==> flow/design.v <==
module cache(
    clk,
    proc_reset,
    proc_read,
    proc_write,
    proc_addr,
    proc_wdata,
    proc_stall,
    proc_rdata,
    mem_read,
    mem_write,
    mem_addr,
    mem_rdata,
    mem_wdata,
    mem_ready
);
    input          clk;
    input          proc_reset;
    input          proc_read, proc_write;
    input   [29:0] proc_addr;
    input   [31:0] proc_wdata;
    output 	reg        proc_stall;
    output  reg [31:0] proc_rdata;
    input  [127:0] mem_rdata;
    input          mem_ready;
    output   reg    mem_read, mem_write;
    output reg [27:0] mem_addr;
    output reg [127:0] mem_wdata;
    wire [1:0]read_and_write;
	assign read_and_write = {proc_read , proc_write};
	reg [127:0]block_0, block_1, block_2, block_3, block_4, block_5, block_6, block_7,block;
	reg [127:0]block_next_0, block_next_1, block_next_2, block_next_3, block_next_4, block_next_5, block_next_6, block_next_7, block_next;
	reg [7:0]dirty;
	reg [7:0]dirty_next;
	reg [7:0]valid;
	reg [7:0]valid_next;
	reg [24:0]tag_0, tag_1, tag_2, tag_3, tag_4, tag_5, tag_6, tag_7;
	reg [24:0]tag_next_0, tag_next_1, tag_next_2, tag_next_3, tag_next_4, tag_next_5, tag_next_6, tag_next_7;
	reg [31:0] block_to_read;
	reg [127:0]block_to_write;
	reg [24:0]tag;
	reg [1:0]block_offset;
	reg dirty_now;
	reg valid_now;
	reg [31:0] proc_wdata_place;
	reg [1:0] state, next_state;						 
	reg hit, stall;
	always@(*)							 
	begin
		case (proc_addr[4:2])
			3'b000:
				begin
					tag = tag_0;
					dirty_now = dirty[0];
					valid_now = valid[0];
					block = block_0;
				end
			3'b001:
				begin
					tag = tag_1;
					dirty_now = dirty[1];
					valid_now = valid[1];
					block = block_1;
				end
			3'b010:
				begin
					tag = tag_2;
					dirty_now = dirty[2];
					valid_now = valid[2];
					block = block_2;
				end
			3'b011:
				begin
					tag = tag_3;
					dirty_now = dirty[3];
					valid_now = valid[3];
					block = block_3;
				end
			3'b100:
				begin
					tag = tag_4;
					dirty_now = dirty[4];
					valid_now = valid[4];
					block = block_4;
				end
			3'b101:
				begin
					tag = tag_5;
					dirty_now = dirty[5];
					valid_now = valid[5];
					block = block_5;
				end
			3'b110:
				begin
					tag = tag_6;
					dirty_now = dirty[6];
					valid_now = valid[6];
					block = block_6;
				end
			3'b111:
				begin
					tag = tag_7;
					dirty_now = dirty[7];
					valid_now = valid[7];
					block = block_7;
				end
		endcase
	end
	always@(*)					 
	begin
		if (proc_read)
		begin
		case(proc_addr[1:0])
			2'b00:
				begin
					block_to_read = block[31:0];
				end
			2'b01:
				begin
					block_to_read = block[63:32];
				end
			2'b10:
				begin
					block_to_read = block[95:64];
				end
			2'b11:
				begin
					block_to_read = block[127:96];
				end
			endcase
		end
		else
		begin
			block_to_read = 32'b0;
		end
	end
	always@(*)					 
	begin
		if (proc_write)
		begin
			case (proc_addr[1:0])
			2'b00:
				begin
					block_to_write = {block[127:32], proc_wdata};
				end
			2'b01:
				begin
					block_to_write = {block[127:64], proc_wdata, block[31:0]};
				end
			2'b10:
				begin
					block_to_write = {block[127:96], proc_wdata, block[63:0]};
				end
			2'b11:
				begin
					block_to_write = {proc_wdata , block[95:0]};
				end
			endcase
		end
		else
		begin
			block_to_write = 128'd0;
		end
	end
	always@(*)					 
	begin
		if (valid_now && ~state[1] && ~state[0] && (proc_addr[29:5] == tag ))
			begin
				hit = 1'b1;
				stall = 1'b0;
			end
		else
			begin
				hit = 1'b0;
				stall = 1'b1;
			end
	end
	always@(*)					 
	begin
		case (state)
			2'b00:				 
				begin
					tag_next_0 = tag_0;
					tag_next_1 = tag_1;
					tag_next_2 = tag_2;
					tag_next_3 = tag_3;
					tag_next_4 = tag_4;
					tag_next_5 = tag_5;
					tag_next_6 = tag_6;
					tag_next_7 = tag_7;
					if (proc_write && hit)
						begin
							case(proc_addr[4:2])
								3'b000:
									begin
										valid_next = valid;
										dirty_next = dirty;
										valid_next[0] = 1'b1;
										dirty_next[0] = 1'b1;
										block_next_0 = block_to_write;
										block_next_1 = block_1;
										block_next_2 = block_2;
										block_next_3 = block_3;
										block_next_4 = block_4;
										block_next_5 = block_5;
										block_next_6 = block_6;
										block_next_7 = block_7;
									end
								3'b001:
									begin
										valid_next = valid;
										dirty_next = dirty;
										valid_next[1] = 1'b1;
										dirty_next[1] = 1'b1;
										block_next_0 = block_0;
										block_next_1 = block_to_write;
										block_next_2 = block_2;
										block_next_3 = block_3;
										block_next_4 = block_4;
										block_next_5 = block_5;
										block_next_6 = block_6;
										block_next_7 = block_7;
									end
								3'b010:
									begin
										valid_next = valid;
										dirty_next = dirty;
										valid_next[2] = 1'b1;
										dirty_next[2] = 1'b1;
										block_next_0 = block_0;
										block_next_1 = block_1;
										block_next_2 = block_to_write;
										block_next_3 = block_3;
										block_next_4 = block_4;
										block_next_5 = block_5;
										block_next_6 = block_6;
										block_next_7 = block_7;
									end
								3'b011:
									begin
										valid_next = valid;
										dirty_next = dirty;
										valid_next[3] = 1'b1;
										dirty_next[3] = 1'b1;
										block_next_0 = block_0;
										block_next_1 = block_1;
										block_next_2 = block_2;
										block_next_3 = block_to_write;
										block_next_4 = block_4;
										block_next_5 = block_5;
										block_next_6 = block_6;
										block_next_7 = block_7;
									end
								3'b100:
									begin
										valid_next = valid;
										dirty_next = dirty;
										valid_next[4] = 1'b1;
										dirty_next[4] = 1'b1;
										block_next_0 = block_0;
										block_next_1 = block_1;
										block_next_2 = block_2;
										block_next_3 = block_3;
										block_next_4 = block_to_write;
										block_next_5 = block_5;
										block_next_6 = block_6;
										block_next_7 = block_7;
									end
								3'b101:
									begin
										valid_next = valid;
										dirty_next = dirty;
										valid_next[5] = 1'b1;
										dirty_next[5] = 1'b1;
										block_next_0 = block_0;
										block_next_1 = block_1;
										block_next_2 = block_2;
										block_next_3 = block_3;
										block_next_4 = block_4;
										block_next_5 = block_to_write;
										block_next_6 = block_6;
										block_next_7 = block_7;
									end
								3'b110:
									begin
										valid_next = valid;
										dirty_next = dirty;
										valid_next[6] = 1'b1;
										dirty_next[6] = 1'b1;
										block_next_0 = block_0;
										block_next_1 = block_1;
										block_next_2 = block_2;
										block_next_3 = block_3;
										block_next_4 = block_4;
										block_next_5 = block_5;
										block_next_6 = block_to_write;
										block_next_7 = block_7;
									end
								3'b111:
									begin
										valid_next = valid;
										dirty_next = dirty;
										valid_next[7] = 1'b1;
										dirty_next[7] = 1'b1;
										block_next_0 = block_0;
										block_next_1 = block_1;
										block_next_2 = block_2;
										block_next_3 = block_3;
										block_next_4 = block_4;
										block_next_5 = block_5;
										block_next_6 = block_6;
										block_next_7 = block_to_write;
									end
								endcase
						end
					else
						begin
							valid_next = valid;
							dirty_next = dirty;
							block_next_0 = block_0;
							block_next_1 = block_1;
							block_next_2 = block_2;
							block_next_3 = block_3;
							block_next_4 = block_4;
							block_next_5 = block_5;
							block_next_6 = block_6;
							block_next_7 = block_7;
						end
				end
			2'b01:					 
				begin
					valid_next = valid;
					dirty_next = dirty;				
					tag_next_0 = tag_0;
					tag_next_1 = tag_1;
					tag_next_2 = tag_2;
					tag_next_3 = tag_3;
					tag_next_4 = tag_4;
					tag_next_5 = tag_5;
					tag_next_6 = tag_6;
					tag_next_7 = tag_7;
					block_next_0 = block_0;
					block_next_1 = block_1;
					block_next_2 = block_2;
					block_next_3 = block_3;
					block_next_4 = block_4;
					block_next_5 = block_5;
					block_next_6 = block_6;
					block_next_7 = block_7;
				end
			2'b10:			 
				begin
					case (proc_addr[4:2])
						3'b000:
							begin
							valid_next = valid;
							dirty_next = dirty;
							valid_next[0] = 1'b1;
							dirty_next[0] = 1'b0;
							tag_next_0 = proc_addr[29:5];
							tag_next_1 = tag_1;
							tag_next_2 = tag_2;
							tag_next_3 = tag_3;
							tag_next_4 = tag_4;
							tag_next_5 = tag_5;
							tag_next_6 = tag_6;
							tag_next_7 = tag_7;
							block_next_0 = mem_rdata;
							block_next_1 = block_1;
							block_next_2 = block_2;
							block_next_3 = block_3;
							block_next_4 = block_4;
							block_next_5 = block_5;
							block_next_6 = block_6;
							block_next_7 = block_7;
							end
						3'b001:
							begin
							valid_next = valid;
							dirty_next = dirty;
							valid_next[1] = 1'b1;
							dirty_next[1] = 1'b0;
							tag_next_0 = tag_0;
							tag_next_1 = proc_addr[29:5];
							tag_next_2 = tag_2;
							tag_next_3 = tag_3;
							tag_next_4 = tag_4;
							tag_next_5 = tag_5;
							tag_next_6 = tag_6;
							tag_next_7 = tag_7;
							block_next_0 = block_0;
							block_next_1 = mem_rdata;
							block_next_2 = block_2;
							block_next_3 = block_3;
							block_next_4 = block_4;
							block_next_5 = block_5;
							block_next_6 = block_6;
							block_next_7 = block_7;	
							end
						3'b010:
							begin
							valid_next = valid;
							dirty_next = dirty;
							valid_next[2] = 1'b1;
							dirty_next[2] = 1'b0;
							tag_next_0 = tag_0;
							tag_next_1 = tag_1;
							tag_next_2 = proc_addr[29:5];
							tag_next_3 = tag_3;
							tag_next_4 = tag_4;
							tag_next_5 = tag_5;
							tag_next_6 = tag_6;
							tag_next_7 = tag_7;
							block_next_0 = block_0;
							block_next_1 = block_1;
							block_next_2 = mem_rdata;
							block_next_3 = block_3;
							block_next_4 = block_4;
							block_next_5 = block_5;
							block_next_6 = block_6;
							block_next_7 = block_7;	
							end
						3'b011:
							begin
							valid_next = valid;
							dirty_next = dirty;
							valid_next[3] = 1'b1;
							dirty_next[3] = 1'b0;
							tag_next_0 = tag_0;
							tag_next_1 = tag_1;
							tag_next_2 = tag_2;
							tag_next_3 = proc_addr[29:5];
							tag_next_4 = tag_4;
							tag_next_5 = tag_5;
							tag_next_6 = tag_6;
							tag_next_7 = tag_7;
							block_next_0 = block_0;
							block_next_1 = block_1;
							block_next_2 = block_2;
							block_next_3 = mem_rdata;
							block_next_4 = block_4;
							block_next_5 = block_5;
							block_next_6 = block_6;
							block_next_7 = block_7;	
							end
						3'b100:
							begin
							valid_next = valid;
							dirty_next = dirty;
							valid_next[4] = 1'b1;
							dirty_next[4] = 1'b0;
							tag_next_0 = tag_0;
							tag_next_1 = tag_1;
							tag_next_2 = tag_2;
							tag_next_3 = tag_3;
							tag_next_4 = proc_addr[29:5];
							tag_next_5 = tag_5;
							tag_next_6 = tag_6;
							tag_next_7 = tag_7;
							block_next_0 = block_0;
							block_next_1 = block_1;
							block_next_2 = block_2;
							block_next_3 = block_3;
							block_next_4 = mem_rdata;
							block_next_5 = block_5;
							block_next_6 = block_6;
							block_next_7 = block_7;	
							end
						3'b101:
							begin
							valid_next = valid;
							dirty_next = dirty;
							valid_next[5] = 1'b1;
							dirty_next[5] = 1'b0;
							tag_next_0 = tag_0;
							tag_next_1 = tag_1;
							tag_next_2 = tag_2;
							tag_next_3 = tag_3;
							tag_next_4 = tag_4;
							tag_next_5 = proc_addr[29:5];
							tag_next_6 = tag_6;
							tag_next_7 = tag_7;
							block_next_0 = block_0;
							block_next_1 = block_1;
							block_next_2 = block_2;
							block_next_3 = block_3;
							block_next_4 = block_4;
							block_next_5 = mem_rdata;
							block_next_6 = block_6;
							block_next_7 = block_7;	
							end
						3'b110:
							begin
							valid_next = valid;
							dirty_next = dirty;
							valid_next[6] = 1'b1;
							dirty_next[6] = 1'b0;
							tag_next_0 = tag_0;
							tag_next_1 = tag_1;
							tag_next_2 = tag_2;
							tag_next_3 = tag_3;
							tag_next_4 = tag_4;
							tag_next_5 = tag_5;
							tag_next_6 = proc_addr[29:5];
							tag_next_7 = tag_7;
							block_next_0 = block_0;
							block_next_1 = block_1;
							block_next_2 = block_2;
							block_next_3 = block_3;
							block_next_4 = block_4;
							block_next_5 = block_5;
							block_next_6 = mem_rdata;
							block_next_7 = block_7;	
							end
						3'b111:
							begin
							valid_next = valid;
							dirty_next = dirty;
							valid_next[7] = 1'b1;
							dirty_next[7] = 1'b0;
							tag_next_0 = tag_0;
							tag_next_1 = tag_1;
							tag_next_2 = tag_2;
							tag_next_3 = tag_3;
							tag_next_4 = tag_4;
							tag_next_5 = tag_5;
							tag_next_6 = tag_6;
							tag_next_7 = proc_addr[29:5];
							block_next_0 = block_0;
							block_next_1 = block_1;
							block_next_2 = block_2;
							block_next_3 = block_3;
							block_next_4 = block_4;
							block_next_5 = block_5;
							block_next_6 = block_6;
							block_next_7 = mem_rdata;					
							end
					endcase
				end
			2'b11:					 
				begin
					valid_next = valid;
					dirty_next = dirty;				
					tag_next_0 = tag_0;
					tag_next_1 = tag_1;
					tag_next_2 = tag_2;
					tag_next_3 = tag_3;
					tag_next_4 = tag_4;
					tag_next_5 = tag_5;
					tag_next_6 = tag_6;
					tag_next_7 = tag_7;
					block_next_0 = block_0;
					block_next_1 = block_1;
					block_next_2 = block_2;
					block_next_3 = block_3;
					block_next_4 = block_4;
					block_next_5 = block_5;
					block_next_6 = block_6;
					block_next_7 = block_7;
				end
			endcase	
	end
	always@(*)					 
	begin
		case(state)
			2'b00:				 
				begin
					proc_stall = stall;
					mem_read = 1'b0;
					mem_write= 1'b0;
					mem_addr = 28'b0;
					mem_wdata= 128'b0;
					if (proc_read && hit)
						begin
							proc_rdata = block_to_read;
						end
					else
						begin
							proc_rdata = 32'b0;
						end
				end
			2'b01:				 
				begin
					proc_stall = 1'b1;
					proc_rdata = 32'b0;
					mem_read = 1'b0;
					mem_write= 1'b1;
					mem_addr = {tag , proc_addr[4:2]};
					mem_wdata= block;
				end
			2'b10:				 
				begin
					proc_stall = 1'b1;
					proc_rdata = 32'b0;
					mem_read = 1'b1;
					mem_write= 1'b0;
					mem_addr = proc_addr[29:2];					
					mem_wdata=128'b0;
				end
			2'b11:
				begin
					proc_stall = 1'b1;
					proc_rdata = 32'b0;
					mem_read = 1'b1;
					mem_write= 1'b0;
					mem_addr = proc_addr[29:2];					
					mem_wdata=128'b0;
				end
		endcase
	end
	always@(*)						 
	begin
		case(state)
			2'b00:					 
				begin
					if (hit)
						begin
							next_state = 2'b00;
						end
					else if (dirty_now)
						begin
							next_state = 2'b01;
						end
					else
						begin
							next_state = 2'b10;
						end
				end
			2'b01:					 
				begin
					if (mem_ready)
						begin
						next_state = 2'b10;
						end
					else
						begin
						next_state = 2'b01;
						end
				end
			2'b10:					 
				begin
					if (mem_ready)
						begin
							next_state = 2'b00;
						end
					else
						begin
							next_state = 2'b10;
						end
				end
			2'b11:
				begin
					next_state = 2'b11;
				end
			endcase
	end
always@( posedge clk or posedge proc_reset ) begin
    if( proc_reset ) begin
			state <= 2'b00;
			block_0 <= 128'b0;
			block_1 <= 128'b0;
			block_2 <= 128'b0;
			block_3 <= 128'b0;
			block_4 <= 128'b0;
			block_5 <= 128'b0;
			block_6 <= 128'b0;
			block_7 <= 128'b0;
			valid <= 8'd0;
			dirty <= 8'd0;
			tag_0 <= 25'd0;
			tag_1 <= 25'd0;
			tag_2 <= 25'd0;
			tag_3 <= 25'd0;
			tag_4 <= 25'd0;
			tag_5 <= 25'd0;
			tag_6 <= 25'd0;
			tag_7 <= 25'd0;
    end
    else begin
		valid <= valid_next;
		dirty <= dirty_next;
		tag_0 <= tag_next_0;
		tag_1 <= tag_next_1;
		tag_2 <= tag_next_2;
		tag_3 <= tag_next_3;
		tag_4 <= tag_next_4;
		tag_5 <= tag_next_5;
		tag_6 <= tag_next_6;
		tag_7 <= tag_next_7;
		state <= next_state;
		block_0 <= block_next_0;
		block_1 <= block_next_1;
		block_2 <= block_next_2;
		block_3 <= block_next_3;
		block_4 <= block_next_4;
		block_5 <= block_next_5;
		block_6 <= block_next_6;
		block_7 <= block_next_7;
    end
end
endmodule
; Step by step through the tools: cache
; Module cache before and after one edit of its RTL, step after step.
; "orig" refers to lines of the RTL above, "edited" to lines of the edited file.
; "delta" is "edited" less "orig", of the values as shown.
; Cell names lack the library's common part.
; A cell with -- has no value.
[inputs]
top = cache
clock = clk
cell_library = sky130hd
corner = tt_025C_1v80

; Edit of the RTL
; The edit as a unified diff against the file above.
; A script made this edit. It changes what the design does and was not meant as an optimisation.
; begin of diff
@@ -37,5 +37,5 @@
 	reg [24:0]tag_0, tag_1, tag_2, tag_3, tag_4, tag_5, tag_6, tag_7;
 	reg [24:0]tag_next_0, tag_next_1, tag_next_2, tag_next_3, tag_next_4, tag_next_5, tag_next_6, tag_next_7;
-	reg [31:0] block_to_read;
+	reg [30:0] block_to_read;
 	reg [127:0]block_to_write;
 	reg [24:0]tag;
; end of diff

; Word-level counts
; Counts by Yosys on the flattened word-level netlist (proc, flatten, opt, wreduce; memories kept). Register bits leave out memories and registers merged into their read ports (data or address). Print and check cells are left out. Cells with the same type and inputs are merged into one.
[word_totals]
columns = element, orig, edited, delta
row1 = out_inout_bits, 191, 191, 0
row2 = elab_cells, 198, 198, 0
row3 = regBits, 1242, 1242, 0
[op_classes]
columns = element, orig, edited, delta
row1 = bitwise, 4, 4, 0
row2 = n_mux, 98, 98, 0
row3 = n_reduce_logical, 39, 39, 0
row4 = equal, 31, 31, 0
[op_table]
columns = operator, orig, edited, delta
row1 = 32-bit two-way mux, 2, 0, -2
row2 = 31-bit two-way mux, 0, 2, 2
row3 = 32-bit parallel mux with 4-bit select, 1, 0, -1
row4 = 31-bit parallel mux with 4-bit select, 0, 1, 1
row5 = 128-bit two-way mux, 25, 25, 0
row6 = 1-bit two-way mux, 18, 18, 0
row7 = 2-bit != test with constant B, 17, 17, 0
row8 = 25-bit two-way mux, 16, 16, 0
row9 = 1-bit parallel mux with 2-bit select, 11, 11, 0
row10 = 128-bit parallel mux with 2-bit select, 9, 9, 0
row11 = 2-bit AND reduction, 9, 9, 0
row12 = 4-bit AND reduction, 8, 8, 0
row13 = 7-bit OR reduction, 8, 8, 0
row14 = 1-bit logical AND, 5, 5, 0
row15 = 2-bit equality test with constant B, 4, 4, 0
row16 = 3-bit equality test with constant B, 4, 4, 0
row17 = 2-bit two-way mux, 4, 4, 0
row18 = 1-bit NOT, 4, 4, 0
row19 = 2-bit OR reduction, 3, 3, 0
row20 = 3-bit OR reduction, 3, 3, 0
row21 = 2-bit by 1-bit equality test with 1-bit output with constant B, 2, 2, 0
row22 = 3-bit by 2-bit equality test with 1-bit output with constant B, 2, 2, 0
row23 = 2-bit zero test, 2, 2, 0
row24 = 8-bit two-way mux, 2, 2, 0
row25 = 1-bit parallel mux with 8-bit select, 2, 2, 0
row26 = 8-bit parallel mux with 2-bit select, 2, 2, 0
row27 = 25-bit equality test, 1, 1, 0
row28 = 3-bit by 1-bit equality test with 1-bit output with constant B, 1, 1, 0
; The list need not be complete.

; Logic depth
; Depth = most cells in a row (Yosys ltp): at word level without a register or memory, in the mapped netlist without a sequential cell, where the memories' decode and read muxes count.
[depth]
columns = element, orig, edited, delta
row1 = ltp_word, 9, 9, 0
row2 = abc_area, 0, 0, --
row3 = depth_mapped, 15, 16, 1
row4 = ltp_nobuf, 9, 9, 0

; After synthesis
; The flow's flattened synthesis, as Yosys stat reports it; memories are mapped. The netlist is that of the ABC_AREA named above (0 if unset); the other value can give another one.
[by_type]
columns = cell_type, orig, edited, delta
row1 = a221oi_1, 64, 31, -33
row2 = mux2i_1, 202, 171, -31
row3 = a21boi_0, 27, 0, -27
row4 = nand2_1, 256, 282, 26
row5 = nor3_1, 86, 61, -25
row6 = mux4_2, 48, 72, 24
row7 = a21oi_1, 246, 226, -20
row8 = o32ai_1, 0, 15, 15
row9 = nand2b_1, 13, 25, 12
row10 = a221o_1, 2, 14, 12
row11 = o21a_1, 18, 7, -11
row12 = a22oi_1, 15, 26, 11
row13 = clkbuf_1, 216, 206, -10
row14 = buf_2, 70, 60, -10
row15 = nor2b_1, 64, 54, -10
row16 = o22a_1, 12, 2, -10
row17 = mux2_1, 316, 324, 8
row18 = buf_6, 30, 23, -7
; The list need not be complete.
[synth_totals]
columns = element, orig, edited, delta
row1 = stdcells, 5074, 4983, -91
row2 = buffers, 431, 411, -20
row3 = yosys_area_um2, 60780.8, 60448.0, -332.8
row4 = flip_flops, 1242, 1242, 0
row5 = seqArea_um2, 31079.8, 31079.8, 0.0

; Timing after synthesis
; OpenSTA on the mapped netlist: ideal clock, no wires. The path of least setup slack (recovery checks aside). Input and output delay are each 20% of the period. Register names are those of the netlist, which keeps one name where synthesis merged equal registers.
[synth_path]
columns = element, orig, edited, delta
row1 = path_type, in2out, in2out, --
row2 = startpoint, in proc_addr[4], in proc_addr[2], --
row3 = endpoint, out proc_rdata[11], out proc_rdata[27], --
row4 = stages, 12, 13, 1
row5 = path_slack_ns, 3.459, 2.892, -0.567
row6 = out_delay_ns, 2.000, 2.000, 0.000
row7 = clock_period_ns, 10.0, 10.0, 0.0
row8 = t_first_pin_ns, 2.000, 2.000, 0.000
row9 = delay_ns, 2.541, 3.108, 0.567
row10 = t_arrival_ns, 4.541, 5.108, 0.567
row11 = period_less_setup_slack_ns, 6.541, 7.108, 0.567
; "delay_ns" = arrival - input delay + setup time.
; At an output port there is no setup time.
; "stages": output pins that drive a net of the path, with the launching flip-flop's if there is one; two outputs of one cell count as two.
; "period_less_setup_slack_ns" is the clock period less the worst setup slack; recovery checks do not enter. This is arithmetic on one report: input and output delays are still those of the set period (20% each).
; The rows between start and end are the longest chain of elaborated cells between them; the timing report does not say that the signal goes this way. Where chains are equally long, one stands for them.
; Each line given opens the expression or statement behind the cell; cells for indexed reads and writes are added by Yosys, which also makes memories of some case tables.
[synth_via_orig]
cell_sequence = buf_4 > or3_1 > buf_2 > buf_2 > o22ai_1 > xor2_1 > nand4_1 > nor4_2 > and4_1 > nand3_1 > clkbuf_1 > a211oi_1
elab_chain_len = 9
cells_between = 21
cone_classes = eq/ne (8); mux (8); reduce/logical (5)
[synth_lines_orig]
columns = element, line_no
row1 = "start, declared", 20  ; input   [29:0] proc_addr;
row2 = 3-bit equality test, 50  ; case (proc_addr[4:2])
row3 = 1-bit parallel mux with 8-bit select, 50
row4 = 1-bit logical AND x3, 167  ; if (valid_now && ~state[1] && ~state[0] && (proc_addr[29:5] == tag ))
row5 = 1-bit two-way mux, 167
row6 = 1-bit logical AND, 573  ; if (proc_read && hit)
row7 = 32-bit two-way mux, 573
row8 = 32-bit parallel mux with 2-bit select, 565  ; case(state)
row9 = "end, declared", 23  ; output  reg [31:0] proc_rdata;
[synth_via_edited]
cell_sequence = buf_4 > buf_6 > and2b_1 > a221oi_2 > o22ai_1 > a22o_1 > or4_4 > nor4_4 > nand4_1 > or2_2 > clkbuf_1 > clkbuf_1 > a211oi_1
elab_chain_len = 9
cells_between = 21
cone_classes = eq/ne (8); mux (8); reduce/logical (5)
[synth_lines_edited]
columns = element, line_no
row1 = "start, declared", 20  ; input   [29:0] proc_addr;
row2 = 3-bit equality test, 50  ; case (proc_addr[4:2])
row3 = 1-bit parallel mux with 8-bit select, 50
row4 = 1-bit logical AND x3, 167  ; if (valid_now && ~state[1] && ~state[0] && (proc_addr[29:5] == tag ))
row5 = 1-bit two-way mux, 167
row6 = 1-bit logical AND, 573  ; if (proc_read && hit)
row7 = 31-bit two-way mux, 573
row8 = 32-bit parallel mux with 2-bit select, 565  ; case(state)
row9 = "end, declared", 23  ; output  reg [31:0] proc_rdata;
; Nets of the timed path that keep an RTL name, with a line that drives or declares them; the list need not be complete.
[synth_nets_edited]
columns = net, line_no
row1 = proc_stall, 565

; Path in the finished layout
; Path of least setup slack in the final report of the runs of pair A (OpenROAD, finished layout, wires in). Where an end is a register, its clock arrival counts in the times.
[layout_path]
columns = element, orig, edited, delta
row1 = path_type, in2out, in2out, --
row2 = startpoint, in proc_addr[2], in proc_addr[4], --
row3 = endpoint, out proc_rdata[7], out proc_rdata[30], --
row4 = t_arrival_ns, 6.03, 6.41, 0.38
row5 = t_first_pin_ns, 1.74, 1.74, 0.00
row6 = path_slack_ns, 0.92, 0.54, -0.38
row7 = out_delay_ns, 1.74, 1.74, 0.00
row8 = clock_period_ns, 8.69, 8.69, 0.00
row9 = stages, 12, 12, 0
; The rows between start and end are the longest chain of elaborated cells between them; the timing report does not say that the signal goes this way. Where chains are equally long, one stands for them.
[layout_via_orig]
cell_sequence = buf_8 > or3_4 > nor2_1 > a2111oi_0 > nand4_1 > nor4_1 > and3_1 > and4_1 > nand3_2 > buf_4 > a211oi_1 > clkdlybuf4s50_1
elab_chain_len = 9
cells_between = 21
cone_classes = eq/ne (8); mux (8); reduce/logical (5)
[layout_lines_orig]
columns = element, line_no
row1 = "start, declared", 20  ; input   [29:0] proc_addr;
row2 = 3-bit equality test, 50  ; case (proc_addr[4:2])
row3 = 1-bit parallel mux with 8-bit select, 50
row4 = 1-bit logical AND x3, 167  ; if (valid_now && ~state[1] && ~state[0] && (proc_addr[29:5] == tag ))
row5 = 1-bit two-way mux, 167
row6 = 1-bit logical AND, 573  ; if (proc_read && hit)
row7 = 32-bit two-way mux, 573
row8 = 32-bit parallel mux with 2-bit select, 565  ; case(state)
row9 = "end, declared", 23  ; output  reg [31:0] proc_rdata;
[layout_via_edited]
cell_sequence = clkbuf_8 > and2b_2 > buf_4 > a221oi_1 > o2bb2ai_1 > a2111o_1 > nor3_1 > nand4_1 > or2_2 > buf_4 > a211oi_1 > clkdlybuf4s50_1
elab_chain_len = 9
cells_between = 21
cone_classes = eq/ne (8); mux (8); reduce/logical (5)
[layout_lines_edited]
columns = element, line_no
row1 = "start, declared", 20  ; input   [29:0] proc_addr;
row2 = 3-bit equality test, 50  ; case (proc_addr[4:2])
row3 = 1-bit parallel mux with 8-bit select, 50
row4 = 1-bit logical AND x3, 167  ; if (valid_now && ~state[1] && ~state[0] && (proc_addr[29:5] == tag ))
row5 = 1-bit two-way mux, 167
row6 = 1-bit logical AND, 573  ; if (proc_read && hit)
row7 = 31-bit two-way mux, 573
row8 = 32-bit parallel mux with 2-bit select, 565  ; case(state)
row9 = "end, declared", 23  ; output  reg [31:0] proc_rdata;

; Flow runs
; Both versions went through the flow (Yosys, OpenROAD) with the same settings in each pair. Constraints: input delay and output delay 20% of the set period each, output load 0.01 pF.
[settings_pair_A]
CORE_UTILIZATION = 30
PLACE_DENSITY = 0.5
period_ns = 8.69
CAP_MARGIN = 20
CORE_MARGIN = 2
SLEW_MARGIN = 20
[results_pair_A]
columns = element, orig, edited, delta
row1 = fin_hold_ws_ns, 0.469, 0.466, -0.003
row2 = final_die_area_um2, 206220.0, 205100.0, -1120.0
row3 = final_cell_area_um2, 72598.4, 71971.5, -626.9
row4 = setup_worst_slack_ns, 0.920, 0.543, -0.377
row5 = total_negative_slack_ns, 0.000, 0.000, 0.000
row6 = period_reached_ns, 7.770, 8.147, 0.377
row7 = total_power_mw, 23.970, 23.868, -0.102
row8 = synth_chip_area_um2, 60780.8, 60448.0, -332.8
[settings_pair_B]
CAP_MARGIN = 25
CORE_UTILIZATION = 63
CTS_CLUSTER_SIZE = 68
MAX_ROUTING_LAYER = met5
PLACE_DENSITY = 0.67
SETUP_SLACK_MARGIN = 0.35
TNS_END_PERCENT = 30
period_ns = 12.7
CORE_MARGIN = 2
SLEW_MARGIN = 20
[results_pair_B]
columns = element, orig, edited, delta
row1 = fin_hold_ws_ns, 0.469, 0.466, -0.003
row2 = final_die_area_um2, 98979.5, 98442.2, -537.3
row3 = final_cell_area_um2, 69967.1, 69382.8, -584.3
row4 = setup_worst_slack_ns, 2.731, 2.235, -0.496
row5 = total_negative_slack_ns, 0.000, 0.000, 0.000
row6 = period_reached_ns, 9.969, 10.465, 0.496
row7 = total_power_mw, 15.969, 15.999, 0.030
row8 = synth_chip_area_um2, 60780.8, 60448.0, -332.8
; By "period_reached_ns" is meant the clock period of the run minus its worst setup slack. This is arithmetic on one report: input and output delays are still those of the set period (20% each).
; By "total_power_mw" is meant OpenSTA's value without simulated activity: inputs other than the clock are taken to toggle once in ten clock periods, and the tool carries that through the logic.
